==> flow/design.v <==
module controller (
    input logic clk,
    input logic reset,
    output logic load_sreg,
    output logic transmit_pixel,
    output logic [5:0] pixel,
    output logic [4:0] frame
);
    localparam TRANSMIT_FRAME       = 1'b0;
    localparam IDLE                 = 1'b1;
    localparam [2:0] READ_CH_VALS   = 3'b001;
    localparam [2:0] LOAD_SREG      = 3'b010;
    localparam [2:0] TRANSMIT_PIXEL = 3'b100;
    localparam [8:0] TRANSMIT_CYCLES    = 9'd360;        
    localparam [22:0] IDLE_CYCLES       = 23'd2400;
    logic state;
    logic next_state;
    logic [2:0] transmit_phase;
    logic [2:0] next_transmit_phase;
    logic [5:0] pixel_counter;
    logic [4:0] frame_counter;
    logic [8:0] transmit_counter;
    logic [22:0] idle_counter;
    logic transmit_pixel_done;
    logic idle_done;
    assign transmit_pixel_done = (transmit_counter == TRANSMIT_CYCLES - 1);
    assign idle_done = (idle_counter == IDLE_CYCLES - 1);
    always_ff @(posedge clk) begin
        if (reset) begin
            state <= TRANSMIT_FRAME;
            transmit_phase <= READ_CH_VALS;
        end
        else begin
            state <= next_state;
            transmit_phase <= next_transmit_phase;
        end
    end
    always_comb begin
        next_state = state;
        case (state)
            TRANSMIT_FRAME:
                if ((pixel_counter == 6'd63) && (transmit_pixel_done))
                    next_state = IDLE;
                else
                    next_state = TRANSMIT_FRAME;
            IDLE:
                if (idle_done)
                    next_state = TRANSMIT_FRAME;
                else
                    next_state = IDLE;
        endcase
    end
    always_comb begin
        next_transmit_phase = READ_CH_VALS;
        if (state == TRANSMIT_FRAME) begin
            case (transmit_phase)
                READ_CH_VALS:
                    next_transmit_phase = LOAD_SREG;
                LOAD_SREG:
                    next_transmit_phase = TRANSMIT_PIXEL;
                TRANSMIT_PIXEL:
                    next_transmit_phase = transmit_pixel_done ? READ_CH_VALS : TRANSMIT_PIXEL;
                default: ;
            endcase
        end
    end
    always_ff @(posedge clk) begin
        if (reset) begin
            pixel_counter <= 6'd0;
        end
        else if ((state == TRANSMIT_FRAME) && transmit_pixel_done) begin
            pixel_counter <= pixel_counter + 1;
        end
    end
    always_ff @(posedge clk) begin
        if (reset) begin
            frame_counter <= 5'd0;
        end
        else if (idle_done) begin
            frame_counter <= frame_counter + 1;
        end
    end
    always_ff @(posedge clk) begin
        if (reset) begin
            transmit_counter <= 9'd0;
        end
        else if (transmit_phase == TRANSMIT_PIXEL) begin
            transmit_counter <= transmit_counter + 1;
        end
        else begin
            transmit_counter <= 9'd0;
        end
    end
    always_ff @(posedge clk) begin
        if (reset) begin
            idle_counter <= 23'd0;
        end
        else if (state == IDLE) begin
            idle_counter <= idle_counter + 1;
        end
        else begin
            idle_counter <= 23'd0;
        end
    end
    assign pixel = pixel_counter;
    assign frame = frame_counter;
    assign load_sreg = (transmit_phase == LOAD_SREG);
    assign transmit_pixel = (transmit_phase == TRANSMIT_PIXEL);
endmodule
module ws2812b(
    input logic clk,
    input logic reset,
    input logic serial_in,
    input logic transmit,
    output logic ws2812b_out,
    output logic shift
);
    localparam IDLE = 1'b0;
    localparam TRANSMITTING = 1'b1;
    localparam T0_CYCLE_COUNT = 4'd5;
    localparam T1_CYCLE_COUNT = 4'd10;
    localparam MAX_CYCLE_COUNT = 4'd15;
    logic state;
    logic [3:0] cycle_count;
    logic bit_being_sent;
    always_ff @(posedge clk) begin
        if (reset) begin
            state <= IDLE;
            cycle_count <= 4'd0;
            bit_being_sent <= 1'b0;
        end
        else begin
            case (state)
                IDLE:
                    if (transmit == 1'b1) begin
                        state <= TRANSMITTING;
                        cycle_count <= 4'd0;
                        bit_being_sent <= serial_in;
                    end
                TRANSMITTING:
                    if (transmit == 1'b0) begin
                        state <= IDLE;
                    end
                    else if (cycle_count == MAX_CYCLE_COUNT - 1) begin
                        cycle_count <= 4'd0;
                        bit_being_sent <= serial_in;
                    end
                    else begin
                        cycle_count <= cycle_count + 1;
                    end
                default:
                    state <= IDLE;
            endcase
        end
    end
    always_comb begin
        if (state == TRANSMITTING)
            if (bit_being_sent == 1'b0)
                ws2812b_out = (cycle_count < T0_CYCLE_COUNT);
            else
                ws2812b_out = (cycle_count < T1_CYCLE_COUNT);
        else
            ws2812b_out = 1'b0;
    end
    assign shift = (state == TRANSMITTING) && (cycle_count == 4'd0);
endmodule
module rules (
    input logic clk,
    input logic reset,
    input logic step,            
    input logic [127:0] initial_pattern,
    output logic [127:0] grid    
);
    logic [127:0] next_grid;
    always_ff @(posedge clk) begin
        if (reset) begin
            grid <= initial_pattern;
        end
        else if (step) begin
            grid <= next_grid;
        end
    end
    function automatic int neighbors(input int row, input int col, input logic [127:0] g);
        int living;
        int r, c, nr, nc, idx;
        living = 0;
            for (nr = -1; nr <= 1; nr++) begin  
                for (nc = -1; nc <= 1; nc++) begin  
                    if (!(nr == 0 && nc == 0)) begin  
                        r = (row + nr + 8) % 8;  
                        c = (col + nc + 8) % 8;  
                        idx = r * 8 + c;  
                        if (g[2*idx +: 2] == 2'b11) living++;  
                    end
                end
            end
        neighbors =  living;  
    endfunction
generate;
    genvar ir, ic;
    for (ir=0; ir<8; ir++) begin  
        for (ic=0; ic<8; ic++) begin  
            localparam int index = ir * 8 + ic;  
            int living_neighbors;
            always_comb begin
                living_neighbors = neighbors(ir, ic, grid); 
                if (grid[2*index +: 2] == 2'b11) begin  
                    if (living_neighbors == 2 || living_neighbors==3) begin
                        next_grid[2*index +: 2] = 2'b11;
                    end
                    else begin
                        next_grid[2*index +: 2] = 2'b01;
                    end
                end
                else if (grid[2*index +: 2] == 2'b01) begin  
                    if (living_neighbors == 3) begin
                        next_grid[2*index +: 2] = 2'b11;
                    end
                    else begin
                        next_grid[2*index +: 2] = 2'b10;
                    end
                end
                else if (grid[2*index +: 2] == 2'b10) begin  
                    if (living_neighbors == 3) begin
                        next_grid[2*index +: 2] = 2'b11;
                    end
                    else begin
                        next_grid[2*index +: 2] = 2'b00;
                    end
                end
                else  begin  
                    if (living_neighbors == 3) begin
                        next_grid[2*index +: 2] = 2'b11;
                    end
                    else begin
                        next_grid[2*index +: 2] = 2'b00;
                    end
                end
            end
        end
    end
endgenerate
endmodule
module top(
    input logic         clk,
    input logic         SW,          
    input logic [63:0]  pattern,     
    output logic        _48b         
);
    logic [127:0] grid;
    logic [127:0] initial_pattern;
    logic step_game;
    logic reset;
    logic [23:0] shift_reg;
    logic shift;
    logic ws2812b_out;
    logic [5:0] pixel;
    logic load_sreg;
    logic transmit_pixel;
    logic [4:0] frame;
    logic [4:0] last_frame;
    localparam [23:0] OFF     = 24'h000000;
    localparam [23:0] RED     = 24'h00FF00;
    localparam [23:0] GREEN   = 24'hFF0000;
    localparam [23:0] BLUE    = 24'h0000FF;
    genvar gi;
    generate
        for (gi = 0; gi < 64; gi++) begin : g_init
            assign initial_pattern[2*gi +: 2] = pattern[gi] ? 2'b11 : 2'b00;
        end
    endgenerate
    assign reset = ~SW;
    rules u3 (
        .clk(clk),
        .reset(reset),
        .step(step_game),
        .initial_pattern(initial_pattern),
        .grid(grid)  
    );
    ws2812b u4 (
        .clk            (clk),
        .reset          (reset),
        .serial_in      (shift_reg[23]),
        .transmit       (transmit_pixel),
        .ws2812b_out    (ws2812b_out),
        .shift          (shift)
    );
    controller u5 (
        .clk            (clk),
        .reset          (reset),
        .load_sreg      (load_sreg),
        .transmit_pixel (transmit_pixel),
        .pixel          (pixel),
        .frame          (frame)
    );
    always_ff @(posedge clk) begin
        if (reset)
            last_frame <= 5'd0;
        else
            last_frame <= frame;
    end
    assign step_game = (frame != last_frame);  
    always_ff @(posedge clk) begin
        if (reset) begin
            shift_reg <= OFF;
        end
        else if (load_sreg) begin
            if (grid[2*pixel +: 2] == 2'b11) begin  
                shift_reg <= GREEN;
            end
            else if (grid[2*pixel +: 2] == 2'b01) begin  
                shift_reg <= BLUE;
            end
            else if (grid[2*pixel +: 2] == 2'b10) begin  
                shift_reg <= RED;
            end
            else begin  
                shift_reg <= OFF;
            end
        end
        else if (shift) begin
            shift_reg <= { shift_reg[22:0], 1'b0 };
        end
    end
    assign _48b = ws2812b_out;
endmodule
# --- From RTL to reports: top ---
# Tool output for the design above, in the order of the flow.
# Lines are those of the file above, counted from 1.
# Operators: Yosys type, input widths -> output width; for muxes data width and select width s.
setup:
  top: "top"
  clock: "clk"
  cell_library: "sky130hd"
  pvt_corner: "tt_025C_1v80"

# --- Word level ---
# Source: Yosys, flattened and elaborated, memories not mapped. Widths are those after wreduce. Registers that Yosys merges into a memory's read port (data or address) are not register bits. Print and check cells do not count. Equal cells are merged and count once.
op_classes:
  add_sub_neg: 453
  mul: 0
  div_mod_pow: 0
  n_cmp: 2
  equal: 271
  shifts: 1
  muxes: 919
  n_logic: 3
  n_reduce_logical: 74
op_table:
  columns: ["op", "n"]
  rows:
  - ["$add 32x2->32 const B", 448]
  - ["$mux 32", 448]
  - ["$eq 32x3->1 const B", 128]
  - ["$mux 2", 320]
  - ["$mux 128", 2]
  - ["$mux 1", 136]
  - ["$eq 2x2->1 const B", 66]
  - ["$eq 2x1->1 const B", 65]
  - ["$shiftx 128x8->2", 1]
  - ["$mux 24", 3]
  - ["$logic_or 1x1->1", 64]
  - ["$mux 16", 2]
  - ["$add 23x1->23 const B", 1]
  - ["$eq 23x12->1 const B", 1]
  - ["$mux 4", 3]
  - ["$add 9x1->9 const B", 1]
  - ["$eq 9x9->1 const B", 1]
  - ["$pmux 3 s3", 1]
  - ["$pmux 4 s2", 1]
  - ["$ne 2x1->1 const B", 3]
  - ["$reduce_and 2->1", 3]
  - ["$add 6x1->6 const B", 1]
  - ["$eq 6x6->1 const B", 1]
  - ["$add 5x1->5 const B", 1]
  - ["$ne 5x5->1", 1]
  - ["$add 4x1->4 const B", 1]
  - ["$lt 4x3->1 const B", 1]
  - ["$lt 4x4->1 const B", 1]
# Not listed: further kinds 13, cells in them 18.
word_totals:
  ff_bits: 210
  latchBits: 0
  mem_bits_rw: 0
  rom_bits: 0
  clocked_rd_ports_x_width: 0
  mem_count: 0
  in_bits: 66
  out_inout_bits: 1

# --- Depth ---
# Longest topological path by Yosys (ltp), each cell counted once; first at word level (registers and memories cut), then after technology mapping (sequential cells cut; the memories' decode and read muxes count).
logic_depth:
  ltp_word: 22
  abc_area: 0
  depth_mapped: 32

# --- Mapped cells and area ---
# Source: synth_stat.txt of the flow (Yosys; design flattened, memories mapped). It holds for the ABC_AREA given above (unset counts as 0); a run with the other value may have another netlist.
# The area totals of this step are shown rounded.
mapped:
  mapped_cells: 5300
  area_mm2: 0.042
  seq_area_mm2: 0.00549
  ff_cells: 210
  buffers: 351
types:
  columns: ["cell_type", "n", "area_total_um2"]
  rows:
  - ["sky130_fd_sc_hd__ha_1", 388, 4.85E+03]
  - ["sky130_fd_sc_hd__xnor2_1", 481, 4212.79]
  - ["sky130_fd_sc_hd__edfxtp_1", 128, 3.84E+03]
  - ["sky130_fd_sc_hd__xnor3_1", 117, 2.64E+03]
  - ["sky130_fd_sc_hd__nand2_1", 550, 2064.48]
  - ["sky130_fd_sc_hd__dfxtp_1", 82, 1.64E+03]
  - ["sky130_fd_sc_hd__nand3_1", 306, 1.53E+03]
  - ["sky130_fd_sc_hd__nor2_1", 377, 1.42E+03]
  - ["sky130_fd_sc_hd__xor2_1", 133, 1.16E+03]
  - ["sky130_fd_sc_hd__inv_1", 291, 1.09E+03]
  - ["sky130_fd_sc_hd__o21ai_0", 190, 950.912]
  - ["sky130_fd_sc_hd__mux4_2", 42, 945.907]
  - ["sky130_fd_sc_hd__a21oi_1", 180, 900.864]
  - ["sky130_fd_sc_hd__xor3_1", 31, 736.957]
  - ["sky130_fd_sc_hd__mux2i_1", 71, 710.682]
  - ["sky130_fd_sc_hd__and3_1", 109, 681.904]
  - ["sky130_fd_sc_hd__clkbuf_1", 178, 668.141]
  - ["sky130_fd_sc_hd__and2_1", 95, 594.32]
# Not listed: further types 82, cells in them 1551.
# The figures by module come from a second, unflattened synthesis with its own total; it is not the netlist above.
hier_totals:
  cells_unflattened: 5447
  area_unflattened_mm2: 0.0434
# Each row is one instance without its submodules.
modules:
  columns: ["mod", "instances", "n_cells", "mod_area_mm2", "seq_area_mm2"]
  rows:
  - ["rules", 1, 4928, 0.0386, 0.00384]
  - ["top", 1, 235, 0.00239, 0.000581]
  - ["controller", 1, 242, 0.00209, 0.000941]
  - ["ws2812b", 1, 42, 0.000342, 0.00012]

# --- Timing after synthesis ---
# OpenSTA on the mapped netlist: ideal clock, no wires. The path of least setup slack (recovery checks aside). Input and output delay are each 20% of the period. Register names are those of the netlist, which keeps one name where synthesis merged equal registers.
synth_timing:
  path_type: "input to register"
  startpoint: "input port SW"
  endpoint: "register u3.grid[0]"
  clock_period_ns: 10.0
  input_delay_ns: 2.000
  setup_ns: 1.430
  arrival_time_ns: 5.977
  t_required_ns: 8.570
  setup_slack_ns: 2.592
  path_delay_ns: 5.407
  stages: 5
  path_buffers: 4
  period_less_setup_slack_ns: 7.408
# "path_delay_ns" = arrival - input delay + setup time.
# "stages" counts driving pins, that of a launching flip-flop among them; a cell with two outputs on the path counts twice.
# "period_less_setup_slack_ns" is the clock period less the worst setup slack; recovery checks do not enter. This is arithmetic on one report: input and output delays are still those of the set period (20% each).
# Between the ends stands the longest chain of elaborated cells between them, by number of cells; it is not shown to be the way that was timed. Of several equally long chains one is given.
# A line is the first line of the expression or statement that the cell stems from. Yosys adds cells for indexed reads and writes and turns some case tables into memories.
# Only ways into the end's enable, where the timed path ends, are counted here.
synth_via:
  cell_sequence: "sky130_fd_sc_hd__clkbuf_1 > sky130_fd_sc_hd__clkbuf_1 > sky130_fd_sc_hd__clkbuf_1 > sky130_fd_sc_hd__buf_1 > sky130_fd_sc_hd__nand3_1"
  elab_chain_len: 1
synth_rtl:
  columns: ["item", "line", "rtl"]
  rows:
  - ["from (decl)", 246, "input logic         SW,"]
  - ["$ne 2x1->1", null, null]
  - ["to (assign)", 177, "grid <= initial_pattern;"]
  - ["to (assign)", 180, "grid <= next_grid;"]
  - ["to (decl)", 172, "output logic [127:0] grid"]

# --- Path in the finished layout ---
# Path of least setup slack in the final report of entry A (OpenROAD, finished layout, wires in). Where an end is a register, its clock arrival counts in the times.
layout_timing:
  path_type: "register to register"
  startpoint: "register u3.grid[126]"
  endpoint: "register u3.grid[15]"
  clock_period_ns: 10.0
  setup_ns: 0.25
  arrival_time_ns: 7.25
  t_required_ns: 10.39
  setup_slack_ns: 3.14
  stages: 26
  path_buffers: 0
# Between the ends stands the longest chain of elaborated cells between them, by number of cells; it is not shown to be the way that was timed. Of several equally long chains one is given.
layout_via:
  cell_sequence: "sky130_fd_sc_hd__edfxtp_1 > sky130_fd_sc_hd__and2_1 > sky130_fd_sc_hd__inv_1 > sky130_fd_sc_hd__ha_1 > sky130_fd_sc_hd__xnor2_1 > sky130_fd_sc_hd__ha_1 > sky130_fd_sc_hd__nand3_1 > sky130_fd_sc_hd__a21bo_2 > sky130_fd_sc_hd__ha_1 > sky130_fd_sc_hd__nand3_1 > sky130_fd_sc_hd__o21ai_0 > sky130_fd_sc_hd__a31oi_1 > sky130_fd_sc_hd__inv_1 > sky130_fd_sc_hd__ha_1 > sky130_fd_sc_hd__nor2_1 > sky130_fd_sc_hd__a21oi_1 > sky130_fd_sc_hd__ha_1 > sky130_fd_sc_hd__o22ai_1 > sky130_fd_sc_hd__a31oi_1 > sky130_fd_sc_hd__ha_1 > sky130_fd_sc_hd__xnor3_1 > sky130_fd_sc_hd__nand3_1 > sky130_fd_sc_hd__a22oi_1 > sky130_fd_sc_hd__and4_1 > sky130_fd_sc_hd__o21ai_0 > sky130_fd_sc_hd__nand3_1"
  elab_chain_len: 20
layout_rtl:
  columns: ["item", "line", "rtl"]
  rows:
  - ["from (decl)", 172, "output logic [127:0] grid"]
  - ["from (assign)", 177, "grid <= initial_pattern;"]
  - ["from (assign)", 180, "grid <= next_grid;"]
  - ["$eq 2x2->1", 193, "if (g[2*idx +: 2] == 2'b11) living++;"]
  - ["$mux 32", 193, null]
  - ["$add 32x2->32", 193, null]
  - ["$mux 32", 193, null]
  - ["$add 32x2->32", 193, null]
  - ["$mux 32", 193, null]
  - ["$add 32x2->32", 193, null]
  - ["[6 not listed]", null, null]
  - ["$mux 32", 193, null]
  - ["$eq 32x3->1", 224, "if (living_neighbors == 3) begin"]
  - ["$mux 2", 224, null]
  - ["$mux 2", 215, "else if (grid[2*index +: 2] == 2'b01) begin"]
  - ["$mux 2", 207, "if (grid[2*index +: 2] == 2'b11) begin"]
  - ["$mux 128", 179, "else if (step) begin"]
  - ["$mux 128", 176, "if (reset) begin"]
  - ["to (assign)", 177, null]
  - ["to (assign)", 180, null]
  - ["to (decl)", 172, null]

# Settings and measured results of 3 stored flow runs for module top (sky130hd), not sorted in any way. The constraints put input and output delay at 20% of the set period each and load the outputs with 0.01 pF.
# "achievedPeriod_ns" means the clock period less the worst setup slack. The figure is calculated, with input and output delays left at 20% of the set period.
# The results are shown rounded.
runs:
  - name: "entry A"
    settings:
      CELL_PAD_IN_SITES_DETAIL_PLACEMENT: 1
      CORE_ASPECT_RATIO: 0.56
      HOLD_SLACK_MARGIN: -0.01
      period_ns: 10.0
      CAP_MARGIN: 20
      CORE_MARGIN: 2
      CORE_UTILIZATION: 40
      SLEW_MARGIN: 20
    results:
      worst_setup_slack_ns: 3.14
      finalUtil_pct: 43.3
      achievedPeriod_ns: 6.860
      fin_hold_ws_ns: 0.450
      yosys.chip_area_mm2: 0.042
      die_mm2: 0.108
  - name: "entry B"
    settings:
      ABC_AREA: 1
      CAP_MARGIN: 5
      CELL_PAD_IN_SITES_DETAIL_PLACEMENT: 1
      CELL_PAD_IN_SITES_GLOBAL_PLACEMENT: 1
      CORE_ASPECT_RATIO: 0.88
      CTS_CLUSTER_DIAMETER: 129
      CTS_CLUSTER_SIZE: 24
      GPL_TIMING_DRIVEN: 0
      HOLD_SLACK_MARGIN: -0.01
      MAX_ROUTING_LAYER: "met5"
      TNS_END_PERCENT: 55
      period_ns: 10.0
      CORE_MARGIN: 2
      CORE_UTILIZATION: 40
      SLEW_MARGIN: 20
    results:
      worst_setup_slack_ns: 3.43
      finalUtil_pct: 43.1
      achievedPeriod_ns: 6.573
      fin_hold_ws_ns: 0.429
      yosys.chip_area_mm2: 0.0418
      die_mm2: 0.107
  - name: "entry C"
    settings:
      CORE_UTILIZATION: 40
      SETUP_SLACK_MARGIN: 0.89
      period_ns: 6.7
      CAP_MARGIN: 20
      CORE_MARGIN: 2
      SLEW_MARGIN: 20
    results:
      worst_setup_slack_ns: 1.22
      finalUtil_pct: 44.1
      achievedPeriod_ns: 5.478
      fin_hold_ws_ns: 0.437
      yosys.chip_area_mm2: 0.042
      die_mm2: 0.108
